==> flow/design.v <==
`timescale 1ns / 1ns
module hexDecoder(input [3:0]binIn, output [6:0]HEX);
	wire [0:3]c = binIn;
	assign HEX[0] = ((~c[0] & ~c[1] & ~c[2] & c[3]) | (~c[0] & c[1] & ~c[2] & ~c[3]) | (c[0] & ~c[1] & c[2] & c[3]) | (c[0] & c[1] & ~c[2] & c[3]));
	assign HEX[1] = ((~c[0] & c[1] & ~c[2] & c[3]) | (~c[0] & c[1] & c[2] & ~c[3]) | (c[0] & ~c[1] & c[2] & c[3]) | (c[0] & c[1] & ~c[2] & ~c[3])| (c[0] & c[1] & c[2] & ~c[3]) | (c[0] & c[1] & c[2] & c[3]));
	assign HEX[2] = ((~c[0] & ~c[1] & c[2] & ~c[3]) | (c[0] & c[1] & ~c[2] & ~c[3]) | (c[0] & c[1] & c[2] & ~c[3]) | (c[0] & c[1] & c[2] & c[3]));
	assign HEX[3] = ((~c[0] & ~c[1] & ~c[2] & c[3]) | (~c[0] & c[1] & ~c[2] & ~c[3]) | (~c[0] & c[1] & c[2] & c[3]) | (c[0] & ~c[1] & ~c[2] & c[3])| (c[0] & ~c[1] & c[2] & ~c[3]) | (c[0] & c[1] & c[2] & c[3]));
	assign HEX[4] = ((~c[0] & ~c[1] & ~c[2] & c[3]) | (~c[0] & ~c[1] & c[2] & c[3]) | (~c[0] & c[1] & ~c[2] & ~c[3]) | (~c[0] & c[1] & ~c[2] & c[3])| (~c[0] & c[1] & c[2] & c[3]) | (c[0] & ~c[1] & ~c[2] & c[3]));
	assign HEX[5] = ((~c[0] & ~c[1] & ~c[2] & c[3]) | (~c[0] & ~c[1] & c[2] & ~c[3]) | (~c[0] & ~c[1] & c[2] & c[3]) | (~c[0] & c[1] & c[2] & c[3])| (c[0] & c[1] & ~c[2] & c[3]));
	assign HEX[6] = ((~c[0] & ~c[1] & ~c[2] & ~c[3]) | (~c[0] & ~c[1] & ~c[2] & c[3]) | (~c[0] & c[1] & c[2] & c[3]) | (c[0] & c[1] & ~c[2] & ~c[3]));
endmodule
module binaryToBCD(
    binaryIn,
	Millions,
	HundredThousands,
	TenThousands,
	Thousands,
	Hundreds,
	Tens,
	Ones
    );
    input [39:0] binaryIn;
    output reg[3:0] Ones;
	output reg[3:0] Tens;
	output reg[3:0] Hundreds;
	output reg[3:0] Thousands;
	output reg[3:0] TenThousands;
	output reg[3:0] HundredThousands;
	output reg[3:0] Millions;
    integer i;   
     always @(binaryIn)
        begin
			Millions= 4'd0;
			HundredThousands= 4'd0;
			TenThousands= 4'd0;
			Thousands= 4'd0;
			Hundreds= 4'd0;
			Tens= 4'd0;
			Ones= 4'd0;
            for (i = 21; i >=0; i = i-1)  
            begin
				if(Millions>=5)
					Millions = Millions +3;
				if(HundredThousands>=5)
					HundredThousands = HundredThousands +3;
				if(TenThousands>=5)
					TenThousands = TenThousands +3;
				if(Thousands>=5)
					Thousands = Thousands +3;
				if(Hundreds>=5)
					Hundreds = Hundreds +3;
				if(Tens>=5)
					Tens = Tens +3;
				if(Ones>=5)
					Ones = Ones +3;
				Millions = Millions<<1;
				Millions[0] = HundredThousands[3];
				HundredThousands = HundredThousands<<1;
				HundredThousands[0] = TenThousands[3];
				TenThousands = TenThousands<<1;
				TenThousands[0] = Thousands[3];
				Thousands = Thousands<<1;
				Thousands[0] = Hundreds[3];
				Hundreds = Hundreds<<1;
				Hundreds[0] = Tens[3];
				Tens = Tens<<1;
				Tens[0] = Ones[3];
				Ones = Ones<<1;
				Ones[0] = binaryIn[i];
            end
        end     
endmodule
`timescale 1ns / 1ns
module prevData(clock, reset, received_data_en, received_data, prev_data);
	input clock, reset, received_data_en;
	input [7:0]received_data;
	output reg [7:0] prev_data;
	reg [7:0] current_data;
	always@(posedge clock)begin
		if(reset)begin
			prev_data <= 0;
			current_data <= 0;
		end
		else if(received_data_en)begin
			prev_data <= current_data;
			current_data <= received_data;
		end
		else
			prev_data <= 0;
	end
endmodule
`timescale 1ns / 1ns
module logicController(clock, reset, received_data, received_data_en, click, buy, one, two, three, four, five, six, seven, eight, selection, upgradeClick);
	input clock, reset, received_data_en;
	input [7:0]received_data;
	output reg click, buy, one, two, three, four, five, six, seven, eight, selection, upgradeClick;
	localparam IDLE = 0, CLICK = 1, BUY = 2, ONE = 3, TWO = 4, THREE = 5, FOUR = 6, FIVE = 7, SIX = 8, SEVEN = 9, EIGHT = 10, UPGRADECLICK = 11;
	reg [4:0] currentState;
	reg [4:0] nextState;
	always@(*)begin
		case(currentState)
			IDLE:	begin
						if(received_data_en)begin
							if(received_data == 'h29)
								nextState = CLICK;
							else if(received_data == 'h5A)
								nextState = BUY;
							else if(received_data == 'h16)
								nextState = ONE;
							else if(received_data == 'h1E)
								nextState = TWO;
							else if(received_data == 'h26)
								nextState = THREE;
							else if(received_data == 'h25)
								nextState = FOUR;
							else if(received_data == 'h2E)
								nextState = FIVE;
							else if(received_data == 'h36)
								nextState = SIX;
							else if(received_data == 'h3D)
								nextState = SEVEN;
							else if(received_data == 'h3E)
								nextState = EIGHT;
							else if(received_data == 'h21)
								nextState = UPGRADECLICK;
							else
								nextState = IDLE;
						end
						else
							nextState = IDLE;
					end		
			CLICK: nextState = IDLE;
			BUY: nextState = IDLE;
			ONE: nextState = IDLE;
			TWO: nextState = IDLE;
			THREE: nextState = IDLE;
			FOUR: nextState = IDLE;
			FIVE: nextState = IDLE;
			SIX: nextState = IDLE;
			SEVEN: nextState = IDLE;
			EIGHT: nextState = IDLE;
			UPGRADECLICK: nextState = IDLE;
			default: nextState = IDLE;
		endcase
	end
	always@(*)begin
		click = 0;
		buy = 0; 
		one = 0; 
		two = 0; 
		three = 0; 
		four = 0; 
		five = 0; 
		six = 0; 
		seven = 0; 
		eight = 0;
		selection = 0;
		upgradeClick = 0;
		case(currentState)
			CLICK: click = 1;
			BUY: buy = 1;
			ONE:	begin
						one = 1;
						selection = 1;
					end
			TWO:	begin
						two = 1;
						selection = 1;
					end
			THREE:begin
						three = 1;
						selection = 1;
					end
			FOUR:	begin
						four = 1;
						selection = 1;
					end
			FIVE: begin
						five = 1;
						selection = 1;
					end
			SIX:	begin
						six = 1;
						selection = 1;
					end
			SEVEN:begin 
						seven = 1;
						selection = 1;
					end
			EIGHT:begin 
						eight = 1;
						selection = 1;
					end
			UPGRADECLICK: upgradeClick = 1;
			default: begin
				click = 0;
				buy = 0; 
				one = 0; 
				two = 0; 
				three = 0; 
				four = 0; 
				five = 0; 
				six = 0; 
				seven = 0; 
				eight = 0;
				selection = 0;
				upgradeClick = 0;
			end
		endcase
	end
	always@(posedge clock)begin
		if(reset)
			currentState <= IDLE;
		else
			currentState <= nextState;
	end
endmodule
`timescale 1ns / 1ns
module logicDatapath(clock, reset, pulse, money, prev_data, selectedAsset, click, buy, upgradeClick, one, two, three, four, five, six, seven, eight);
	input clock, reset, pulse, click, buy, upgradeClick, one, two, three, four, five, six, seven, eight;
	input[7:0] prev_data;
	output reg [39:0] money;
	localparam ONE = 0, TWO = 1, THREE = 2, FOUR = 3, FIVE = 4, SIX = 5, SEVEN = 6, EIGHT = 7, BREAK = 'hF0;
	output reg [7:0] selectedAsset;
	reg[29:0] rate; 
	reg[29:0] clickRate;
	reg[29:0] clickRateCost;
	reg[23:0] assetCost[7:0];
	reg[23:0] assetRates[7:0];
	wire enoughMoney = (money>= assetCost[selectedAsset]);
	wire enoughMoneyClick = (money >= clickRateCost);
	always@(*)begin
			assetCost[ONE] = 10;
			assetCost[TWO] = 40;
			assetCost[THREE] = 250;
			assetCost[FOUR] = 2000;
			assetCost[FIVE] = 10000;
			assetCost[SIX] = 100000;
			assetCost[SEVEN] = 1000000;
			assetCost[EIGHT] = 10000000;
			assetRates[ONE] = 1;
			assetRates[TWO] = 5;
			assetRates[THREE] = 15;
			assetRates[FOUR] = 60;
			assetRates[FIVE] = 800;
			assetRates[SIX] = 10000;
			assetRates[SEVEN] = 50000;
			assetRates[EIGHT] = 500000;
	end
	always@(posedge clock)begin
		if(reset)
			selectedAsset <= ONE;
		else if(prev_data == BREAK)
			selectedAsset <= selectedAsset;
		else if(one)
			selectedAsset <= ONE;
		else if(two)
			selectedAsset <= TWO;
		else if(three)
			selectedAsset <= THREE;
		else if(four)
			selectedAsset <= FOUR;
		else if(five)
			selectedAsset <= FIVE;
		else if(six)
			selectedAsset <= SIX;
		else if(seven)
			selectedAsset <= SEVEN;
		else if(eight)
			selectedAsset <= EIGHT;
		else 
			selectedAsset <= selectedAsset;
	end
	always@(posedge clock)begin
		if(reset)
			money <= 10;
		else if(prev_data == BREAK)
			money <= money;
		else if(click)
			money <= money + clickRate;
		else if(buy && enoughMoney)
			money <= money - assetCost[selectedAsset];
		else if(upgradeClick && enoughMoneyClick)
			money <= money - clickRateCost;
		else if(pulse)
			money <= money + rate;
		else
			money <= money;
	end
	always@(posedge clock)begin
		if(reset)
			rate <= 0;
		else if(prev_data == BREAK)
			rate <= rate;
		else if(buy && enoughMoney)
			rate <= rate + assetRates[selectedAsset];
		else
			rate <= rate;
	end
	always@(posedge clock)begin
		if(reset)begin
			clickRate <= 1;
			clickRateCost <= 10;
		end
		else if(prev_data == BREAK)begin
			clickRate <= clickRate;
			clickRateCost <= clickRateCost;
		end
		else if(upgradeClick && enoughMoneyClick)begin
			clickRate <= clickRate * 2;
			clickRateCost <= clickRateCost * 2;
		end
		else begin 
			clickRate <= clickRate;
			clickRateCost <= clickRateCost;
		end
	end
endmodule
`timescale 1ns / 1ns
module money_clicker(clk, rst, key_data, key_valid, tick, money, asset, HEX0, HEX1, HEX2, HEX3, HEX4, HEX5);
	input clk;
	input rst;
	input [7:0] key_data;
	input key_valid;
	input tick;
	output [39:0] money;
	output [7:0] asset;
	output [6:0] HEX0, HEX1, HEX2, HEX3, HEX4, HEX5;
	wire [3:0] Millions;
	wire [3:0] HundredThousands;
	wire [3:0] TenThousands;
	wire [3:0] Thousands;
	wire [3:0] Hundreds;
	wire [3:0] Tens;
	wire [3:0] Ones;
	wire click, buy, upgradeClick, one, two, three, four, five, six, seven, eight;
	wire [7:0] prev_data;
	wire selection;
	binaryToBCD convert (money[39:0], Millions[3:0], HundredThousands[3:0], TenThousands[3:0], Thousands[3:0], Hundreds[3:0], Tens[3:0], Ones[3:0]);
	hexDecoder H0(Ones[3:0], HEX0);
	hexDecoder H1(Tens[3:0], HEX1);
	hexDecoder H2(Hundreds[3:0], HEX2);
	hexDecoder H3(Thousands[3:0], HEX3);
	hexDecoder H4(TenThousands[3:0], HEX4);
	hexDecoder H5(HundredThousands[3:0], HEX5);
	prevData prev(clk, rst, key_valid, key_data, prev_data);
	logicController control(clk, rst, key_data, key_valid, click, buy, one, two, three, four, five, six, seven, eight, selection, upgradeClick);
	logicDatapath datapath(clk, rst, tick, money, prev_data, asset, click, buy, upgradeClick, one, two, three, four, five, six, seven, eight);
endmodule
==> Step by step through the tools: money_clicker <==
The steps from the RTL of money_clicker to its reports follow in flow order.
Line numbers count from 1 in the design file above.
Operators carry their Yosys type and port widths (W data, S select, Z words).
Cell names lack the library's common part.
{ "setup": {"design": "money_clicker", "clock": "clk", "library": "sky130hd", "corner": "tt_025C_1v80"} }

==> Elaborated design <==
Source: Yosys, flattened and elaborated. Widths are those after wreduce. Registers that Yosys merges into a memory's read port (data or address) are not register bits. Print and check cells do not count.
Yosys's memory passes give these memory sizes; they may raise the number of words (mostly to a power of two), join words into wider ones and drop unused or constant bits.
{ "bits": {"reg_bits": 158, "rom_bits": 192, "memories": 1, "input_bits": 12, "wordCells": 772} }
{ "memory_table": {"columns": ["name", "size", "word_bits", "rd", "wr", "line_no", "source"], "rows": [
  ["(name not given)", 16, 12, 1, 0, 159, "case(currentState)"]
]} }
{ "op_classes": {"add_sub_neg": 116, "compare": 113, "n_eq": 19, "mux": 144, "bitwise": 351, "reduce_and_logical": 16} }
{ "ops": {"columns": ["operator", "count"], "rows": [
  ["$ge A4 B3 Y1 const B", 105],
  ["$pmux W24 S8", 2],
  ["$mux W4", 94],
  ["$add A4 B2 Y4 const B", 90],
  ["$mux W24", 7],
  ["$and A1 B1 Y1", 162],
  ["$or A1 B1 Y1", 162],
  ["$mux W40", 4],
  ["$add A40 B30 Y40", 2],
  ["$mux W3", 25],
  ["$eq A8 B6 Y1 const B", 8],
  ["$mux W8", 8],
  ["$add A3 B2 Y3 const B", 15],
  ["$sub A40 B24 Y40", 1],
  ["$ge A40 B24 Y1", 1],
  ["$sub A40 B30 Y40", 1],
  ["$ge A40 B30 Y1", 1],
  ["$add A30 B24 Y30", 1],
  ["$not A1 Y1", 27],
  ["$eq A8 B5 Y1 const B", 2],
  ["$add A1 B2 Y3 const AB", 5],
  ["$ge A1 B3 Y1 const AB", 5],
  ["$reduce_or A13 Y1", 1],
  ["$eq A3 B3 Y1 const B", 4],
  ["$mux W12", 1],
  ["$reduce_or A10 Y1", 1],
  ["$reduce_and A2 Y1", 4],
  ["$eq A8 B7 Y1 const B", 1]
]} }
Other operator kinds: 16; their cells: 19.

==> Depth <==
Yosys ltp: most cells in a row. Word level: on the elaborated netlist, between registers, memories and ports. Mapped: between sequential cells and ports; inverters and the memories' decode and read muxes count.
{ "depth": {"ltp_word": 51, "ABC_AREA": 1, "depth_mapped": 123} }

==> Netlist <==
Source: synth_stat.txt of the flow (Yosys; design flattened, memories mapped). It holds for the ABC_AREA given above (unset counts as 0); a run with the other value may have another netlist.
{ "synth_totals": {"cells": 3392, "area_um2": 20793.7, "seq_area_um2": 3002.9, "ffs": 150} }
{ "types": {"columns": ["cell_type", "count"], "rows": [
  ["dfxtp_1", 150],
  ["nand2_1", 763],
  ["ha_1", 179],
  ["inv_1", 402],
  ["a21oi_1", 279],
  ["nand3_1", 264],
  ["o21ai_0", 242],
  ["nand2_2", 158],
  ["nor2_1", 234],
  ["xor2_1", 65],
  ["nand3_2", 49],
  ["nand2_4", 38],
  ["xnor2_1", 44],
  ["nand4_1", 58],
  ["o211ai_1", 30],
  ["clkbuf_1", 59],
  ["inv_2", 58],
  ["nor3_1", 40]
]} }
Other cell types: 46; their cells: 280.

==> Worst setup path after synthesis <==
Path of least setup slack by OpenSTA after synthesis, without wires, with an ideal clock, recovery checks aside; 20% of the period is set as input and as output delay. Where synthesis merged equal registers, the netlist keeps one of their names.
{ "synth_timing": {"path_kind": "register to output", "startpoint": "reg datapath.money[19]", "endpoint": "out HEX5[6]", "clock_period_ns": 25.0, "output_delay_ns": 5.000, "t_first_pin_ns": 0.000, "arrival_ns": 12.712, "t_required_ns": 20.000, "slack_ns": 7.288, "delay_ns": 12.712, "stages": 112, "n_path_buf": 0, "synth_period_reached_ns": 17.712} }
"delay_ns" is the arrival time less input delay plus setup time.
A path that ends at an output port has no setup time.
"stages": output pins that drive a net of the path, with the launching flip-flop's if there is one; two outputs of one cell count as two.
"synth_period_reached_ns" = period - worst setup slack (recovery checks aside). The figure is calculated, with input and output delays left at 20% of the set period.
The rows between start and end are the longest chain of elaborated cells between them; the timing report does not say that the signal goes this way. Where chains are equally long, one stands for them.
A line is the first line of the expression or statement that the cell stems from. Yosys adds cells for indexed reads and writes and turns some case tables into memories.
At most two assigning lines are given for a register; there are more.
{ "synth_between": {"cell_sequence": "dfxtp_1 > inv_1 > ha_1 > inv_1 > ha_1 > inv_1 > nand2_2 > nand2_1 > nand2_2 > ha_1 > inv_1 > or2_1 > nand3_2 > nand2_2 > nand2_1 > nand2_2 > ha_1 > nor2_1 > [76 not listed] > nand2_1 > nand2_1 > ha_1 > nand3b_1 > nand2_1 > nand2_1 > nand2_1 > nand2_2 > ha_1 > inv_1 > nand3_1 > nand2_1 > inv_1 > nand2_1 > nand2_1 > nand2_2 > nand3_1 > o211ai_1", "elab_chain_len": 45, "cone_cells": 284, "cone_classes": "add/sub: 89; compare: 89; mux: 89; logic: 17"} }
{ "synth_lines": {"columns": ["item", "line_no", "source"], "rows": [
  ["start, declared", 222, "output reg [39:0] money;"],
  ["start, assigned", 278, "money <= money;"],
  ["start, assigned", 280, "money <= money + clickRate;"],
  ["$add A4 B2 Y4", 55, "Ones = Ones +3;"],
  ["$mux W4", 54, "if(Ones>=5)"],
  ["$ge A4 B3 Y1", 54, null],
  ["$mux W4", 54, null],
  ["$ge A4 B3 Y1", 54, null],
  ["$mux W4", 54, null],
  ["$ge A4 B3 Y1", 54, null],
  ["[27 not listed]", null, null],
  ["$add A4 B2 Y4", 47, "TenThousands = TenThousands +3;"],
  ["$mux W4", 46, "if(TenThousands>=5)"],
  ["$add A3 B2 Y3", 45, "HundredThousands = HundredThousands +3;"],
  ["$mux W3", 44, "if(HundredThousands>=5)"],
  ["$not A1 Y1", 10, "assign HEX[6] = ((~c[0] & ~c[1] & ~c[2] & ~c[3]) | (~c[0] & ~c[1] & ~c[2] & c[3]) | (~c[0] & c[1] & c[2] & c[3 ..."],
  ["$and A1 B1 Y1 x3", 10, null],
  ["$or A1 B1 Y1 x3", 10, null],
  ["end, declared", 328, "output [6:0] HEX0, HEX1, HEX2, HEX3, HEX4, HEX5;"]
]} }

==> Path in the finished layout <==
Path of least setup slack in the final report of record 1 (OpenROAD, finished layout, wires in). Where an end is a register, its clock arrival counts in the times.
{ "layout_timing": {"path_kind": "register to output", "startpoint": "reg datapath.money[19]", "endpoint": "out HEX5[0]", "clock_period_ns": 40.5, "output_delay_ns": 8.10, "t_first_pin_ns": 0.44, "arrival_ns": 15.91, "t_required_ns": 32.40, "slack_ns": 16.49, "stages": 115, "n_path_buf": 1} }
The rows between start and end are the longest chain of elaborated cells between them; the timing report does not say that the signal goes this way. Where chains are equally long, one stands for them.
At most two assigning lines are given for a register; there are more.
{ "layout_between": {"cell_sequence": "dfxtp_1 > inv_1 > ha_1 > inv_1 > ha_1 > inv_1 > nand2_2 > nand2_1 > nand2_2 > ha_1 > inv_1 > or2_1 > nand3_2 > nand2_2 > nand2_1 > nand2_2 > ha_1 > nor2_1 > [79 not listed] > nand3b_1 > nand2_1 > nand2_1 > nand2_1 > nand2_2 > ha_1 > inv_1 > nand3_1 > nand2_1 > inv_1 > nand3_1 > nand2_2 > nor2_2 > nand2_1 > nand2_1 > nand2_1 > nand3_1 > clkdlybuf4s50_1", "elab_chain_len": 45, "cone_cells": 286, "cone_classes": "add/sub: 89; compare: 89; mux: 89; logic: 19"} }
{ "layout_lines": {"columns": ["item", "line_no", "source"], "rows": [
  ["start, declared", 222, "output reg [39:0] money;"],
  ["start, assigned", 278, "money <= money;"],
  ["start, assigned", 280, "money <= money + clickRate;"],
  ["$add A4 B2 Y4", 55, "Ones = Ones +3;"],
  ["$mux W4", 54, "if(Ones>=5)"],
  ["$ge A4 B3 Y1", 54, null],
  ["$mux W4", 54, null],
  ["$ge A4 B3 Y1", 54, null],
  ["$mux W4", 54, null],
  ["$ge A4 B3 Y1", 54, null],
  ["[27 not listed]", null, null],
  ["$add A4 B2 Y4", 47, "TenThousands = TenThousands +3;"],
  ["$mux W4", 46, "if(TenThousands>=5)"],
  ["$add A3 B2 Y3", 45, "HundredThousands = HundredThousands +3;"],
  ["$mux W3", 44, "if(HundredThousands>=5)"],
  ["$not A1 Y1", 4, "assign HEX[0] = ((~c[0] & ~c[1] & ~c[2] & c[3]) | (~c[0] & c[1] & ~c[2] & ~c[3]) | (c[0] & ~c[1] & c[2] & c[3] ..."],
  ["$and A1 B1 Y1 x3", 4, null],
  ["$or A1 B1 Y1 x3", 4, null],
  ["end, declared", 328, "output [6:0] HEX0, HEX1, HEX2, HEX3, HEX4, HEX5;"]
]} }

Stored flow runs of money_clicker (2 of them; Yosys, OpenROAD, sky130hd). They differ in their settings and are not a sequence. Constraints: input delay and output delay 20% of the set period each, output load 0.01 pF.
By "achieved_period_ns" is meant the clock period of the run minus its worst setup slack. This is arithmetic on one report: input and output delays are still those of the set period (20% each).
"timing.worst_path_ns" means the part of the period allowed to the worst setup path (the constraints hold back 20% at inputs and 20% at outputs) less its slack; where the path has registers, the arrival times of their clocks count too.

Record 1
==> flow/run.sh <==
#!/bin/bash
# the make line also repeats the synthesis and layout settings of config.mk as NAME=value (left out here)
make -C /OpenROAD-flow-scripts/flow DESIGN_CONFIG=/design/flow/config.mk WORK_HOME=/design/flow/orfs CLKGATE_MAP_FILE= finish
==> flow/config.mk <==
export PLATFORM = sky130hd
export DESIGN_NAME = money_clicker
export DESIGN_NICKNAME = money_clicker
export VERILOG_FILES = /design/flow/design.v
export SDC_FILE = /design/flow/constraint.sdc
export NUM_CORES = 4
export LEC_CHECK = 0
export ABC_AREA = 1
export CAP_MARGIN = 35
export CELL_PAD_IN_SITES_DETAIL_PLACEMENT = 1
export CELL_PAD_IN_SITES_GLOBAL_PLACEMENT = 1
export CORE_MARGIN = 5
export CORE_UTILIZATION = 40
export CTS_CLUSTER_DIAMETER = 86
export CTS_CLUSTER_SIZE = 82
export GPL_ROUTABILITY_DRIVEN = 1
export SLEW_MARGIN = 15
export TNS_END_PERCENT = 15
==> flow/constraint.sdc <==
create_clock -name core_clock -period 40.5 [get_ports {clk}]
set_input_delay 8.1000 -clock core_clock [delete_from_list [all_inputs] [get_ports {clk}]]
set_output_delay 8.1000 -clock core_clock [all_outputs]
set_load 0.01 [all_outputs]

==> results of record 1, as JSON <==
{
  "post_route_stdcell_area_um2": 23054.6,
  "achieved_period_ns": 24.009,
  "timing.worst_path_ns": 15.91,
  "critical_path_kind": "register to output",
  "tns_ns": 0.000,
  "total_die_area_um2": 56644.0,
  "timing.setup.ws_ns": 16.491,
  "yosys_chip_area_um2": 20793.7
}

Record 2
==> flow/run.sh <==
#!/bin/bash
# the make line also repeats the synthesis and layout settings of config.mk as NAME=value (left out here)
make -C /OpenROAD-flow-scripts/flow DESIGN_CONFIG=/design/flow/config.mk WORK_HOME=/design/flow/orfs CLKGATE_MAP_FILE= finish
==> flow/config.mk <==
export PLATFORM = sky130hd
export DESIGN_NAME = money_clicker
export DESIGN_NICKNAME = money_clicker
export VERILOG_FILES = /design/flow/design.v
export SDC_FILE = /design/flow/constraint.sdc
export NUM_CORES = 4
export LEC_CHECK = 0
export ABC_AREA = 1
export CAP_MARGIN = 10
export CELL_PAD_IN_SITES_DETAIL_PLACEMENT = 2
export CELL_PAD_IN_SITES_GLOBAL_PLACEMENT = 0
export CORE_MARGIN = 7
export CORE_UTILIZATION = 34
export GPL_ROUTABILITY_DRIVEN = 0
export SETUP_SLACK_MARGIN = 0.19
export SLEW_MARGIN = 20
==> flow/constraint.sdc <==
create_clock -name core_clock -period 31.9 [get_ports {clk}]
set_input_delay 6.3800 -clock core_clock [delete_from_list [all_inputs] [get_ports {clk}]]
set_output_delay 6.3800 -clock core_clock [all_outputs]
set_load 0.01 [all_outputs]

==> results of record 2, as JSON <==
{
  "post_route_stdcell_area_um2": 23207.3,
  "achieved_period_ns": 25.148,
  "timing.worst_path_ns": 18.77,
  "critical_path_kind": "register to output",
  "tns_ns": 0.000,
  "total_die_area_um2": 68277.7,
  "timing.setup.ws_ns": 6.752,
  "yosys_chip_area_um2": 20793.7
}
